==> flow/design.v <==
`timescale 1ns/10ps
module SVD (
    clk,
    rst,
    we,
    oe,
    data_i,
    element_sel,
    ready,
    data_o_UV,
    data_o_S
);
input                clk;
input                rst;
input                we;
input                oe;
input         [1:0]  element_sel;
input         [4:0]  data_i;
output reg           ready;
output        [7:0]  data_o_UV;
output        [6:0]  data_o_S;
parameter STAND_BY   = 3'd0;
parameter DATA_IN    = 3'd1;
parameter CACULATION = 3'd2;
parameter READY      = 3'd3;
parameter DATA_OUT   = 3'd4;
parameter INPUT_0    = 2'd0;
parameter INPUT_1    = 2'd1;
parameter INPUT_2    = 2'd2;
parameter INPUT_3    = 2'd3;
parameter OUTPUT_0   = 2'd0;
parameter OUTPUT_1   = 2'd1;
parameter OUTPUT_2   = 2'd2;
parameter OUTPUT_3   = 2'd3;
wire                 next_start;
wire                 next_output_bit_sel;
wire                 finish;
wire                 ready_next;
reg           [2:0]  state;
reg           [2:0]  next_state;
reg                  start;
reg                  output_bit_sel;
reg           [2:0]  element_cnt;
reg           [2:0]  next_element_cnt;
reg    signed [9:0]  a0_i;
reg    signed [9:0]  a1_i;
reg    signed [9:0]  a2_i;
reg    signed [9:0]  a3_i;
reg    signed [9:0]  next_a0_i;
reg    signed [9:0]  next_a1_i;
reg    signed [9:0]  next_a2_i;
reg    signed [9:0]  next_a3_i;
reg           [7:0]  data_o_UV_r;
reg           [6:0]  data_o_S_r;
wire   signed [13:0] S0, S1, S2, S3;         
wire   signed [7:0]  U0, U1, U2, U3;
wire   signed [7:0]  V0, V1, V2, V3;
reg    signed [10:0] U[0:1][0:1],            
                     U_next[0:1][0:1],
                     V[0:1][0:1],
                     V_next[0:1][0:1];
reg    signed [17:0] S[0:1][0:1],            
                     S_next[0:1][0:1];
reg                  uv_count;
wire                 uv_count_next;
reg           [3:0]  i_count;
wire          [3:0]  i_count_next;
reg                  ref_count;
wire                 ref_count_next;
reg           [1:0]  state_c, 
                     state_c_next;
reg    signed [26:0] temp_S[0:1][0:1];
reg    signed [19:0] temp_U[0:1][0:1],
                     temp_V[0:1][0:1];
parameter UV_COUNT  = 1'd1;
parameter I_COUNT   = 4'd9;
parameter REF_COUNT = 1'd1;
parameter WAIT      = 2'd0;
parameter ROTATE    = 2'd1;
parameter MULTIPLY  = 2'd2;
parameter REFLECT   = 2'd3;
wire signed [17:0] KS  = 18'b0_0000_0000_010_111_100;
wire signed [10:0] KUV = 11'b0_0_100_110_101;
integer i, j;
assign next_start  = (element_cnt == 3'd3 && next_element_cnt == 3'd4)? 1'd1 : 1'd0;
assign next_output_bit_sel = (state == DATA_OUT || state == DATA_IN)? ~output_bit_sel : 1'd0; 
assign finish = (state == DATA_OUT && element_sel == OUTPUT_3 && output_bit_sel == 1'd1)? 1'd1 : 1'd0;
assign data_o_UV   = data_o_UV_r;
assign data_o_S   = data_o_S_r;
always@(*) begin
    case(state)
        STAND_BY:begin
            if(we == 1'd1) next_state = DATA_IN;
            else next_state = STAND_BY;
        end
        DATA_IN:begin
            if(start == 1'd1) next_state = CACULATION;
            else next_state = DATA_IN;
        end
        CACULATION:begin
            if(ready == 1'd1) next_state = READY;
            else next_state = CACULATION;
        end
        READY:begin
            if(oe == 1'd1) next_state = DATA_OUT;
            else next_state = READY;
        end
        DATA_OUT:begin
            if(finish == 1'd1) next_state = STAND_BY;
            else next_state = DATA_OUT;
        end
        default:next_state = state;
    endcase
end
always@(*) begin
    next_a0_i        = a0_i;
    next_a1_i        = a1_i;
    next_a2_i        = a2_i;
    next_a3_i        = a3_i;
    next_element_cnt = 3'd0;
    data_o_UV_r      = 8'd0;
    data_o_S_r       = 7'd0;
    case(state)
        DATA_IN:begin
            case(element_sel)
                INPUT_0: begin
                    if(output_bit_sel == 1'd0) begin
                        next_a0_i[4:0] = data_i;
                        next_element_cnt = element_cnt;
                    end
                    else begin
                        next_a0_i[9:5] = data_i;
                        next_element_cnt = element_cnt + 3'd1;
                    end
                end
                INPUT_1:begin
                    if(output_bit_sel == 1'd0) begin
                        next_a1_i[4:0] = data_i;
                        next_element_cnt = element_cnt;
                    end
                    else begin
                        next_a1_i[9:5] = data_i;
                        next_element_cnt = element_cnt + 3'd1;
                    end
                end
                INPUT_2:begin
                    if(output_bit_sel == 1'd0) begin
                        next_a2_i[4:0] = data_i;
                        next_element_cnt = element_cnt;
                    end
                    else begin
                        next_a2_i[9:5] = data_i;
                        next_element_cnt = element_cnt + 3'd1;
                    end
                end
                INPUT_3:begin 
                    if(output_bit_sel == 1'd0) begin
                        next_a3_i[4:0] = data_i;
                        next_element_cnt = element_cnt;
                    end
                    else begin
                        next_a3_i[9:5] = data_i;
                        next_element_cnt = element_cnt + 3'd1;
                    end
                end
            endcase
        end
        DATA_OUT:begin
            case(element_sel)
                OUTPUT_0: begin
                    if(output_bit_sel == 1'd0) begin
                        data_o_UV_r = U0[7:0];
                        data_o_S_r  = S0[6:0];
                    end
                    else begin
                        data_o_UV_r = V0[7:0];
                        data_o_S_r  = S0[13:7];
                    end
                end
                OUTPUT_1: begin
                    if(output_bit_sel == 1'd0) begin
                        data_o_UV_r = U1[7:0];
                        data_o_S_r  = S1[6:0];
                    end
                    else begin
                        data_o_UV_r = V1[7:0];
                        data_o_S_r  = S1[13:7];
                    end
                end
                OUTPUT_2: begin
                    if(output_bit_sel == 1'd0) begin
                        data_o_UV_r = U2[7:0];
                        data_o_S_r  = S2[6:0];
                    end
                    else begin
                        data_o_UV_r = V2[7:0];
                        data_o_S_r  = S2[13:7];
                    end
                end
                OUTPUT_3: begin
                    if(output_bit_sel == 1'd0) begin
                        data_o_UV_r = U3[7:0];
                        data_o_S_r  = S3[6:0];
                    end
                    else begin
                        data_o_UV_r = V3[7:0];
                        data_o_S_r  = S3[13:7];
                    end
                end
            endcase
        end
        default:begin
            next_a0_i        = a0_i;
            next_a1_i        = a1_i;
            next_a2_i        = a2_i;
            next_a3_i        = a3_i;
            next_element_cnt = 3'd0;
            data_o_UV_r      = 8'd0;
            data_o_S_r       = 7'd0;
        end
    endcase
end
assign uv_count_next  = (state_c == WAIT)? 1'd0: uv_count + 1'b1;
assign i_count_next   = (start == 1'd1 || (uv_count == UV_COUNT && i_count == I_COUNT))? 
                            4'd0: (uv_count == UV_COUNT)? i_count + 4'd1: i_count;
assign ref_count_next = (state_c == MULTIPLY && state_c_next == REFLECT)? 1'd0: ~ref_count;
assign ready_next = (start == 1'd1)? 1'd0: (state_c == REFLECT && ref_count == REF_COUNT)? 1'd1: ready;
assign S0 = S[0][0] >>> 4;
assign S1 = S[0][1] >>> 4;
assign S2 = S[1][0] >>> 4;
assign S3 = S[1][1] >>> 4;
assign U0 = U[0][0] >>> 3;
assign U1 = U[0][1] >>> 3;
assign U2 = U[1][0] >>> 3;
assign U3 = U[1][1] >>> 3;
assign V0 = V[0][0] >>> 3;
assign V1 = V[0][1] >>> 3;
assign V2 = V[1][0] >>> 3;
assign V3 = V[1][1] >>> 3;
always@(*) begin
    state_c_next = state_c;
    case(state_c)
        WAIT:     if(start == 1'd1) state_c_next = ROTATE;
        ROTATE:   if(uv_count == UV_COUNT && i_count == I_COUNT) state_c_next = MULTIPLY;
        MULTIPLY: state_c_next = REFLECT;
        REFLECT:  if(ref_count == REF_COUNT) state_c_next = WAIT;
    endcase
end
always@(*) begin
    temp_S[0][0] = 27'd0;
    temp_S[0][1] = 27'd0;
    temp_S[1][0] = 27'd0;
    temp_S[1][1] = 27'd0;
    temp_U[0][0] = 20'd0;
    temp_U[0][1] = 20'd0;
    temp_U[1][0] = 20'd0;
    temp_U[1][1] = 20'd0;
    temp_V[0][0] = 20'd0;
    temp_V[0][1] = 20'd0;
    temp_V[1][0] = 20'd0;
    temp_V[1][1] = 20'd0;
    S_next[0][0] = S[0][0];
    S_next[0][1] = S[0][1];
    S_next[1][0] = S[1][0];
    S_next[1][1] = S[1][1];
    U_next[0][0] = U[0][0];
    U_next[0][1] = U[0][1];
    U_next[1][0] = U[1][0];
    U_next[1][1] = U[1][1];
    V_next[0][0] = V[0][0];
    V_next[0][1] = V[0][1];
    V_next[1][0] = V[1][0];
    V_next[1][1] = V[1][1];
    case(state_c)
        WAIT: begin
            if(start == 1'd1) begin
                S_next[0][0] = $signed({ {2{a0_i[9]}}, a0_i[8:0], 7'b0 });
                S_next[0][1] = $signed({ {2{a1_i[9]}}, a1_i[8:0], 7'b0 });
                S_next[1][0] = $signed({ {2{a2_i[9]}}, a2_i[8:0], 7'b0 });
                S_next[1][1] = $signed({ {2{a3_i[9]}}, a3_i[8:0], 7'b0 });
                U_next[0][0] = 11'd512;
                U_next[0][1] = 11'd0;
                U_next[1][0] = 11'd0;
                U_next[1][1] = 11'd512;
                V_next[0][0] = 11'd512;
                V_next[0][1] = 11'd0;
                V_next[1][0] = 11'd0;
                V_next[1][1] = 11'd512;
            end
        end
        ROTATE: begin
            if(uv_count == 1'd0 && S[1][0] != $signed(18'd0)) begin  
                if(S[0][0][17] ^ S[1][0][17]) begin
                    S_next[0][0] = S[0][0] - (S[1][0] >>> i_count);
                    S_next[1][0] = S[1][0] + (S[0][0] >>> i_count);
                    S_next[0][1] = S[0][1] - (S[1][1] >>> i_count);
                    S_next[1][1] = S[1][1] + (S[0][1] >>> i_count);
                    U_next[0][0] = U[0][0] - (U[0][1] >>> i_count);
                    U_next[0][1] = U[0][1] + (U[0][0] >>> i_count);
                    U_next[1][0] = U[1][0] - (U[1][1] >>> i_count);
                    U_next[1][1] = U[1][1] + (U[1][0] >>> i_count);
                end
                else begin
                    S_next[0][0] = S[0][0] + (S[1][0] >>> i_count);
                    S_next[1][0] = S[1][0] - (S[0][0] >>> i_count);
                    S_next[0][1] = S[0][1] + (S[1][1] >>> i_count);
                    S_next[1][1] = S[1][1] - (S[0][1] >>> i_count);
                    U_next[0][0] = U[0][0] + (U[0][1] >>> i_count);
                    U_next[0][1] = U[0][1] - (U[0][0] >>> i_count);
                    U_next[1][0] = U[1][0] + (U[1][1] >>> i_count);
                    U_next[1][1] = U[1][1] - (U[1][0] >>> i_count);
                end
            end
            else if(uv_count == 1'd1 && S[0][1] != $signed(18'd0))begin
                if(S[0][0][17] ^ S[0][1][17]) begin  
                    S_next[0][0] = S[0][0] - (S[0][1] >>> i_count);
                    S_next[0][1] = S[0][1] + (S[0][0] >>> i_count);
                    S_next[1][0] = S[1][0] - (S[1][1] >>> i_count);
                    S_next[1][1] = S[1][1] + (S[1][0] >>> i_count);
                    V_next[0][0] = V[0][0] - (V[0][1] >>> i_count);
                    V_next[0][1] = V[0][1] + (V[0][0] >>> i_count);
                    V_next[1][0] = V[1][0] - (V[1][1] >>> i_count);
                    V_next[1][1] = V[1][1] + (V[1][0] >>> i_count);
                end
                else begin
                    S_next[0][0] = S[0][0] + (S[0][1] >>> i_count);
                    S_next[0][1] = S[0][1] - (S[0][0] >>> i_count);
                    S_next[1][0] = S[1][0] + (S[1][1] >>> i_count);
                    S_next[1][1] = S[1][1] - (S[1][0] >>> i_count);
                    V_next[0][0] = V[0][0] + (V[0][1] >>> i_count);
                    V_next[0][1] = V[0][1] - (V[0][0] >>> i_count);
                    V_next[1][0] = V[1][0] + (V[1][1] >>> i_count);
                    V_next[1][1] = V[1][1] - (V[1][0] >>> i_count);
                end
            end
        end
        MULTIPLY: begin
            temp_S[0][0] = KS * S[0][0];
            temp_S[0][1] = KS * S[0][1];
            temp_S[1][0] = KS * S[1][0];
            temp_S[1][1] = KS * S[1][1];
            temp_U[0][0] = KUV * U[0][0];
            temp_U[0][1] = KUV * U[0][1];
            temp_U[1][0] = KUV * U[1][0];
            temp_U[1][1] = KUV * U[1][1];
            temp_V[0][0] = KUV * V[0][0];
            temp_V[0][1] = KUV * V[0][1];
            temp_V[1][0] = KUV * V[1][0];
            temp_V[1][1] = KUV * V[1][1];
            S_next[0][0] = temp_S[0][0] >>> 9; 
            S_next[0][1] = temp_S[0][1] >>> 9; 
            S_next[1][0] = temp_S[1][0] >>> 9; 
            S_next[1][1] = temp_S[1][1] >>> 9; 
            U_next[0][0] = temp_U[0][0] >>> 9; 
            U_next[0][1] = temp_U[0][1] >>> 9; 
            U_next[1][0] = temp_U[1][0] >>> 9; 
            U_next[1][1] = temp_U[1][1] >>> 9; 
            V_next[0][0] = temp_V[0][0] >>> 9; 
            V_next[0][1] = temp_V[0][1] >>> 9; 
            V_next[1][0] = temp_V[1][0] >>> 9; 
            V_next[1][1] = temp_V[1][1] >>> 9; 
        end
        REFLECT: begin
            if(S[ref_count][ref_count][17] == 1'd1) begin
                S_next[0][ref_count] = $signed(~S[0][ref_count] + 18'd1);
                S_next[1][ref_count] = $signed(~S[1][ref_count] + 18'd1);
                V_next[0][ref_count] = $signed(~V[0][ref_count] + 11'd1);
                V_next[1][ref_count] = $signed(~V[1][ref_count] + 11'd1);
            end
        end
    endcase
end
always@(posedge clk or negedge rst) begin
	if(!rst) begin
        state           <= STAND_BY;
        start           <= 1'd0;
        element_cnt     <= 3'd0;
        output_bit_sel  <= 1'd0;
        a0_i            <= 10'd0;
        a1_i            <= 10'd0;
        a2_i            <= 10'd0;
        a3_i            <= 10'd0;
        for(i = 0; i != 2; i = i + 1) begin
            for(j = 0; j != 2; j = j + 1) begin
                S[i][j] <= 18'd0;
                U[i][j] <= 11'd0;
                V[i][j] <= 11'd0;
            end
        end
        ready           <= 1'd1;
        uv_count        <= 1'd0;
        i_count         <= 4'd0;
        ref_count       <= 1'd0;
        state_c         <= WAIT;
	end
	else begin
        state           <= next_state;
        start           <= next_start;
        element_cnt     <= next_element_cnt;
        output_bit_sel  <= next_output_bit_sel;
        a0_i            <= next_a0_i;
        a1_i            <= next_a1_i;
        a2_i            <= next_a2_i;
        a3_i            <= next_a3_i;
        for(i = 0; i != 2; i = i + 1) begin
            for(j = 0; j != 2; j = j + 1) begin
                S[i][j] <= S_next[i][j];
                U[i][j] <= U_next[i][j];
                V[i][j] <= V_next[i][j];
            end
        end
        ready           <= ready_next;
        uv_count        <= uv_count_next;
        i_count         <= i_count_next;
        ref_count       <= ref_count_next;
        state_c         <= state_c_next;
	end
end
endmodule
# [Tool chain data of SVD]
# Tool output for the design above, in the order of the flow.
# Lines are those of the file above, counted from 1.
# Operators: Yosys type, input widths -> output width; for muxes data width and select width s.
# Not given: n/a
[design] top_module="SVD" clock="clk" library="sky130hd" lib_corner="tt_025C_1v80"

# [Word level]
# Source: Yosys, flattened and elaborated. Widths are those after wreduce. Registers that Yosys merges into a memory's read port (data or address) are not register bits. Print and check cells do not count. Equal cells are merged and count once.
[classes] add_sub_neg=41 multipliers=12 n_eq=38 n_shift=12 n_mux=128 bitwise=14 reduce_and_logical=48
[op_table] operator="$mul 10x11->20 const A" n=8
[op_table] operator="$mul 7x18->25 const A" n=4
[op_table] operator="$mux 18" n=33
[op_table] operator="$pmux 18 s4" n=6
[op_table] operator="$mux 11" n=34
[op_table] operator="$pmux 11 s4" n=5
[op_table] operator="$add 18x18->18" n=8
[op_table] operator="$sub 18x18->18" n=8
[op_table] operator="$pmux 11 s3" n=4
[op_table] operator="$pmux 18 s2" n=3
[op_table] operator="$add 11x11->11" n=8
[op_table] operator="$sub 11x11->11" n=8
[op_table] operator="$sshr 11x4->11" n=8
[op_table] operator="$sshr 18x4->18" n=4
[op_table] operator="$pmux 11 s2" n=3
[op_table] operator="$mux 10" n=4
[op_table] operator="$mux 8" n=5
[op_table] operator="$add 18x1->18 const B" n=2
[op_table] operator="$not 18->18" n=2
[op_table] operator="$reduce_bool 18->1" n=2
[op_table] operator="$mux 7" n=5
[op_table] operator="$pmux 8 s4" n=1
[op_table] operator="$pmux 7 s4" n=1
[op_table] operator="$reduce_and 3->1" n=9
[op_table] operator="$ne 2x2->1 const B" n=13
[op_table] operator="$reduce_or 3->1" n=8
[op_table] operator="$add 11x1->11 const B" n=2
[op_table] operator="$not 11->11" n=2
# Other operator kinds: 31; their cells: 93.
[word_totals] register_bits=217 in_bits=11 out_inout_bits=16 wordCells=322

# [Longest topological paths]
# Depth = most cells in a row (Yosys ltp): at word level without a register or memory, in the mapped netlist without a sequential cell, where the memories' decode and read muxes count.
[logic_depth] word_depth=12 ABC_AREA=0 ltp_mapped=32 ltp_nobuf=28

# [Netlist]
# Yosys stat after the flow's synthesis: flattened, memories mapped to cells. It holds for the ABC_AREA given above (unset counts as 0); a run with the other value may have another netlist.
# Totals and module areas in this step are rounded.
[synth_totals] cell_count=5994 mapped_area_um2=51960 seqArea_um2=5534 ff_cells=221 n_buf=258
[by_type] type="sky130_fd_sc_hd__ha_1" n=776 area_total_um2=9.71E+03
[by_type] type="sky130_fd_sc_hd__fa_1" n=428 area_total_um2=8.57E+03
[by_type] type="sky130_fd_sc_hd__dfrtp_1" n=218 area_total_um2=5.46E+03
[by_type] type="sky130_fd_sc_hd__xnor2_1" n=375 area_total_um2=3284.4
[by_type] type="sky130_fd_sc_hd__inv_1" n=703 area_total_um2=2.64E+03
[by_type] type="sky130_fd_sc_hd__mux2i_1" n=206 area_total_um2=2.06E+03
[by_type] type="sky130_fd_sc_hd__mux4_2" n=88 area_total_um2=1.98E+03
[by_type] type="sky130_fd_sc_hd__a21oi_1" n=364 area_total_um2=1.82E+03
[by_type] type="sky130_fd_sc_hd__nand2_1" n=478 area_total_um2=1.79E+03
[by_type] type="sky130_fd_sc_hd__o21ai_0" n=351 area_total_um2=1.76E+03
[by_type] type="sky130_fd_sc_hd__xor2_1" n=186 area_total_um2=1.63E+03
[by_type] type="sky130_fd_sc_hd__nor2_1" n=430 area_total_um2=1.61E+03
[by_type] type="sky130_fd_sc_hd__mux2_2" n=68 area_total_um2=765.734
[by_type] type="sky130_fd_sc_hd__clkbuf_1" n=191 area_total_um2=716.938
[by_type] type="sky130_fd_sc_hd__a21o_1" n=76 area_total_um2=570.547
[by_type] type="sky130_fd_sc_hd__a221oi_1" n=54 area_total_um2=472.954
[by_type] type="sky130_fd_sc_hd__nor3_1" n=79 area_total_um2=395.379
[by_type] type="sky130_fd_sc_hd__nand3_1" n=69 area_total_um2=345.331
# Other cell types: 82; their cells: 854.

# [Worst setup path after synthesis]
# Path of least setup slack by OpenSTA after synthesis, without wires, with an ideal clock, recovery checks aside; 20% of the period is set as input and as output delay. Where synthesis merged equal registers, the netlist keeps one of their names.
[synth_timing] kind="flip-flop to flip-flop" start="register i_count[3]" end="register S" period_ps=8000 setup_time_ps=149 t_first_pin_ps=0 arrival_ps=6199 t_required_ps=7851 setup_slack_ps=1652 path_delay_ps=6348 driving_pins=31 n_path_buf=5 synth_period_reached_ps=6348
# "path_delay_ps" = arrival - input delay + setup time.
# "driving_pins": output pins that drive a net of the path, with the launching flip-flop's if there is one; two outputs of one cell count as two.
# "synth_period_reached_ps" = period - worst setup slack (recovery checks aside). The figure is calculated, with input and output delays left at 20% of the set period.
# An end named without its bit number is one bit of that signal or, where synthesis recoded a state register, one of its new flip-flops.
# The rows between start and end are the longest chain of elaborated cells between them; the timing report does not say that the signal goes this way. Where chains are equally long, one stands for them.
# Each line given opens the expression or statement behind the cell; cells for indexed reads and writes are added by Yosys, which also makes memories of some case tables.
[synth_via] cell_sequence="sky130_fd_sc_hd__dfrtp_1 -> sky130_fd_sc_hd__buf_2 -> sky130_fd_sc_hd__inv_1 -> sky130_fd_sc_hd__buf_2 -> sky130_fd_sc_hd__buf_2 -> sky130_fd_sc_hd__clkbuf_1 -> sky130_fd_sc_hd__buf_2 -> sky130_fd_sc_hd__mux2i_1 -> sky130_fd_sc_hd__mux2_2 -> sky130_fd_sc_hd__ha_1 -> sky130_fd_sc_hd__inv_1 -> sky130_fd_sc_hd__nor2_1 -> sky130_fd_sc_hd__or4_1 -> sky130_fd_sc_hd__a211o_1 -> sky130_fd_sc_hd__a211o_1 -> sky130_fd_sc_hd__nand3b_4 -> sky130_fd_sc_hd__or2_1 -> sky130_fd_sc_hd__nor2_1 -> sky130_fd_sc_hd__xnor2_1 -> sky130_fd_sc_hd__o21ai_1 -> sky130_fd_sc_hd__ha_1 -> sky130_fd_sc_hd__or3_1 -> sky130_fd_sc_hd__nor3_1 -> sky130_fd_sc_hd__nor4b_1 -> sky130_fd_sc_hd__o21ai_0 -> sky130_fd_sc_hd__o221ai_1 -> sky130_fd_sc_hd__a31o_2 -> sky130_fd_sc_hd__nand4_1 -> sky130_fd_sc_hd__o31ai_1 -> sky130_fd_sc_hd__a311oi_1 -> sky130_fd_sc_hd__a41oi_1" elab_chain_cells=6 cone_cells=11 classes_between="add/sub (4); shift (2); mux (5)"
[synth_lines] element="start, declared" line_no=66 rtl="reg           [3:0]  i_count;"
[synth_lines] element="start, assigned" line_no=392 rtl="i_count         <= 4'd0;"
[synth_lines] element="start, assigned" line_no=414 rtl="i_count         <= i_count_next;"
[synth_lines] element="$sshr 18x4->18" line_no=327 rtl="S_next[0][1] = S[0][1] - (S[0][0] >>> i_count);"
[synth_lines] element="$sub 18x18->18" line_no=327
[synth_lines] element="$mux 18" line_no=315 rtl="if(S[0][0][17] ^ S[0][1][17]) begin"
[synth_lines] element="$mux 18" line_no=314 rtl="else if(uv_count == 1'd1 && S[0][1] != $signed(18'd0))begin"
[synth_lines] element="$mux 18" line_no=292 rtl="if(uv_count == 1'd0 && S[1][0] != $signed(18'd0)) begin"
[synth_lines] element="$pmux 18 s4" line_no=274 rtl="case(state_c)"
[synth_lines] element="end, assigned" line_no=385 rtl="S[i][j] <= 18'd0;"
[synth_lines] element="end, assigned" line_no=407 rtl="S[i][j] <= S_next[i][j];"
[synth_lines] element="end, declared" line_no=62 rtl="reg    signed [17:0] S[0:1][0:1],"

# [Timing after layout]
# From the final timing report of flow run A: the path of least setup slack in the routed layout; clock arrival at registers is part of the times.
# The path's times are printed in steps of 10 ps; the period is the one set.
[layout_timing] kind="flip-flop to flip-flop" start="register i_count[1]" end="register S" period_ps=8000 setup_time_ps=150 t_first_pin_ps=620 arrival_ps=7770 t_required_ps=8490 setup_slack_ps=730 driving_pins=27 n_path_buf=0
# An end named without its bit number is one bit of that signal or, where synthesis recoded a state register, one of its new flip-flops.
# The rows between start and end are the longest chain of elaborated cells between them; the timing report does not say that the signal goes this way. Where chains are equally long, one stands for them.
[layout_via] cell_sequence="sky130_fd_sc_hd__dfrtp_4 -> sky130_fd_sc_hd__mux4_2 -> sky130_fd_sc_hd__mux2i_1 -> sky130_fd_sc_hd__mux2i_1 -> sky130_fd_sc_hd__inv_1 -> sky130_fd_sc_hd__ha_1 -> sky130_fd_sc_hd__inv_1 -> sky130_fd_sc_hd__or2_1 -> sky130_fd_sc_hd__a2111oi_2 -> sky130_fd_sc_hd__a21oi_1 -> sky130_fd_sc_hd__xnor2_1 -> sky130_fd_sc_hd__nand3b_4 -> sky130_fd_sc_hd__or2_1 -> sky130_fd_sc_hd__nor2_1 -> sky130_fd_sc_hd__xnor2_1 -> sky130_fd_sc_hd__o21ai_1 -> sky130_fd_sc_hd__ha_1 -> sky130_fd_sc_hd__or3_1 -> sky130_fd_sc_hd__nor3_1 -> sky130_fd_sc_hd__nor4b_1 -> sky130_fd_sc_hd__o21ai_0 -> sky130_fd_sc_hd__o221ai_1 -> sky130_fd_sc_hd__a31o_2 -> sky130_fd_sc_hd__nand4_1 -> sky130_fd_sc_hd__o31ai_1 -> sky130_fd_sc_hd__a311oi_1 -> sky130_fd_sc_hd__a41oi_1" elab_chain_cells=6 cone_cells=11 classes_between="add/sub (4); shift (2); mux (5)"
[layout_lines] element="start, declared" line_no=66 rtl="reg           [3:0]  i_count;"
[layout_lines] element="start, assigned" line_no=392 rtl="i_count         <= 4'd0;"
[layout_lines] element="start, assigned" line_no=414 rtl="i_count         <= i_count_next;"
[layout_lines] element="$sshr 18x4->18" line_no=327 rtl="S_next[0][1] = S[0][1] - (S[0][0] >>> i_count);"
[layout_lines] element="$sub 18x18->18" line_no=327
[layout_lines] element="$mux 18" line_no=315 rtl="if(S[0][0][17] ^ S[0][1][17]) begin"
[layout_lines] element="$mux 18" line_no=314 rtl="else if(uv_count == 1'd1 && S[0][1] != $signed(18'd0))begin"
[layout_lines] element="$mux 18" line_no=292 rtl="if(uv_count == 1'd0 && S[1][0] != $signed(18'd0)) begin"
[layout_lines] element="$pmux 18 s4" line_no=274 rtl="case(state_c)"
[layout_lines] element="end, assigned" line_no=385 rtl="S[i][j] <= 18'd0;"
[layout_lines] element="end, assigned" line_no=407 rtl="S[i][j] <= S_next[i][j];"
[layout_lines] element="end, declared" line_no=62 rtl="reg    signed [17:0] S[0:1][0:1],"

Hand-over note for SVD

Measured data: module SVD, platform sky130hd, 3 stored runs of the flow under differing settings, order arbitrary. Input and output delays are each 20% of the period that was set; the output load is 0.01 pF.
The measured numbers are rounded.

[flow] flow run A: files
==> flow/run.sh <==
#!/bin/bash
# the make line also repeats the synthesis and layout settings of config.mk as NAME=value (left out here)
make -C /OpenROAD-flow-scripts/flow DESIGN_CONFIG=/design/flow/config.mk WORK_HOME=/design/flow/orfs CLKGATE_MAP_FILE= finish
==> flow/config.mk <==
export PLATFORM = sky130hd
export DESIGN_NAME = SVD
export DESIGN_NICKNAME = SVD
export VERILOG_FILES = /design/flow/design.v
export SDC_FILE = /design/flow/constraint.sdc
export NUM_CORES = 4
export LEC_CHECK = 0
export CAP_MARGIN = 20
export CORE_MARGIN = 2
export CORE_UTILIZATION = 40
export SLEW_MARGIN = 20
==> flow/constraint.sdc <==
create_clock -name core_clock -period 8.0 [get_ports {clk}]
set_input_delay 1.6000 -clock core_clock [delete_from_list [all_inputs] [get_ports {clk}]]
set_output_delay 1.6000 -clock core_clock [all_outputs]
set_load 0.01 [all_outputs]

[flow] flow run A: metrics
[metrics] synthArea_um2 = 51960
[metrics] die_area_um2 = 132800
[metrics] post_route_util_pct = 42.9
[metrics] worst_setup_slack_ps = 726
[metrics] final_hold_ws_ps = 489

[flow] flow run B: files
==> flow/run.sh <==
#!/bin/bash
# the make line also repeats the synthesis and layout settings of config.mk as NAME=value (left out here)
make -C /OpenROAD-flow-scripts/flow DESIGN_CONFIG=/design/flow/config.mk WORK_HOME=/design/flow/orfs CLKGATE_MAP_FILE= finish
==> flow/config.mk <==
export PLATFORM = sky130hd
export DESIGN_NAME = SVD
export DESIGN_NICKNAME = SVD
export VERILOG_FILES = /design/flow/design.v
export SDC_FILE = /design/flow/constraint.sdc
export NUM_CORES = 4
export LEC_CHECK = 0
export CAP_MARGIN = 15
export CELL_PAD_IN_SITES_GLOBAL_PLACEMENT = 1
export CORE_MARGIN = 6
export CORE_UTILIZATION = 40
export CTS_CLUSTER_DIAMETER = 242
export GPL_ROUTABILITY_DRIVEN = 0
export GPL_TIMING_DRIVEN = 0
export HOLD_SLACK_MARGIN = 0.09
export PLACE_DENSITY_LB_ADDON = 0.13
export SLEW_MARGIN = 20
==> flow/constraint.sdc <==
create_clock -name core_clock -period 7.67 [get_ports {clk}]
set_input_delay 1.5340 -clock core_clock [delete_from_list [all_inputs] [get_ports {clk}]]
set_output_delay 1.5340 -clock core_clock [all_outputs]
set_load 0.01 [all_outputs]

[flow] flow run B: metrics
[metrics] synthArea_um2 = 51960
[metrics] die_area_um2 = 138700
[metrics] post_route_util_pct = 43.9
[metrics] worst_setup_slack_ps = -67
[metrics] final_hold_ws_ps = 491

[flow] flow run C: files
==> flow/run.sh <==
#!/bin/bash
# the make line also repeats the synthesis and layout settings of config.mk as NAME=value (left out here)
make -C /OpenROAD-flow-scripts/flow DESIGN_CONFIG=/design/flow/config.mk WORK_HOME=/design/flow/orfs CLKGATE_MAP_FILE= finish
==> flow/config.mk <==
export PLATFORM = sky130hd
export DESIGN_NAME = SVD
export DESIGN_NICKNAME = SVD
export VERILOG_FILES = /design/flow/design.v
export SDC_FILE = /design/flow/constraint.sdc
export NUM_CORES = 4
export LEC_CHECK = 0
export ABC_AREA = 1
export CAP_MARGIN = 5
export CORE_ASPECT_RATIO = 0.87
export CORE_MARGIN = 2
export CORE_UTILIZATION = 40
export CTS_CLUSTER_DIAMETER = 164
export CTS_CLUSTER_SIZE = 31
export GPL_ROUTABILITY_DRIVEN = 0
export MIN_ROUTING_LAYER = met2
export SETUP_SLACK_MARGIN = -0.28
export SLEW_MARGIN = 30
==> flow/constraint.sdc <==
create_clock -name core_clock -period 8.0 [get_ports {clk}]
set_input_delay 1.6000 -clock core_clock [delete_from_list [all_inputs] [get_ports {clk}]]
set_output_delay 1.6000 -clock core_clock [all_outputs]
set_load 0.01 [all_outputs]

[flow] flow run C: incomplete, routing halted on GRT-0116

End of note.
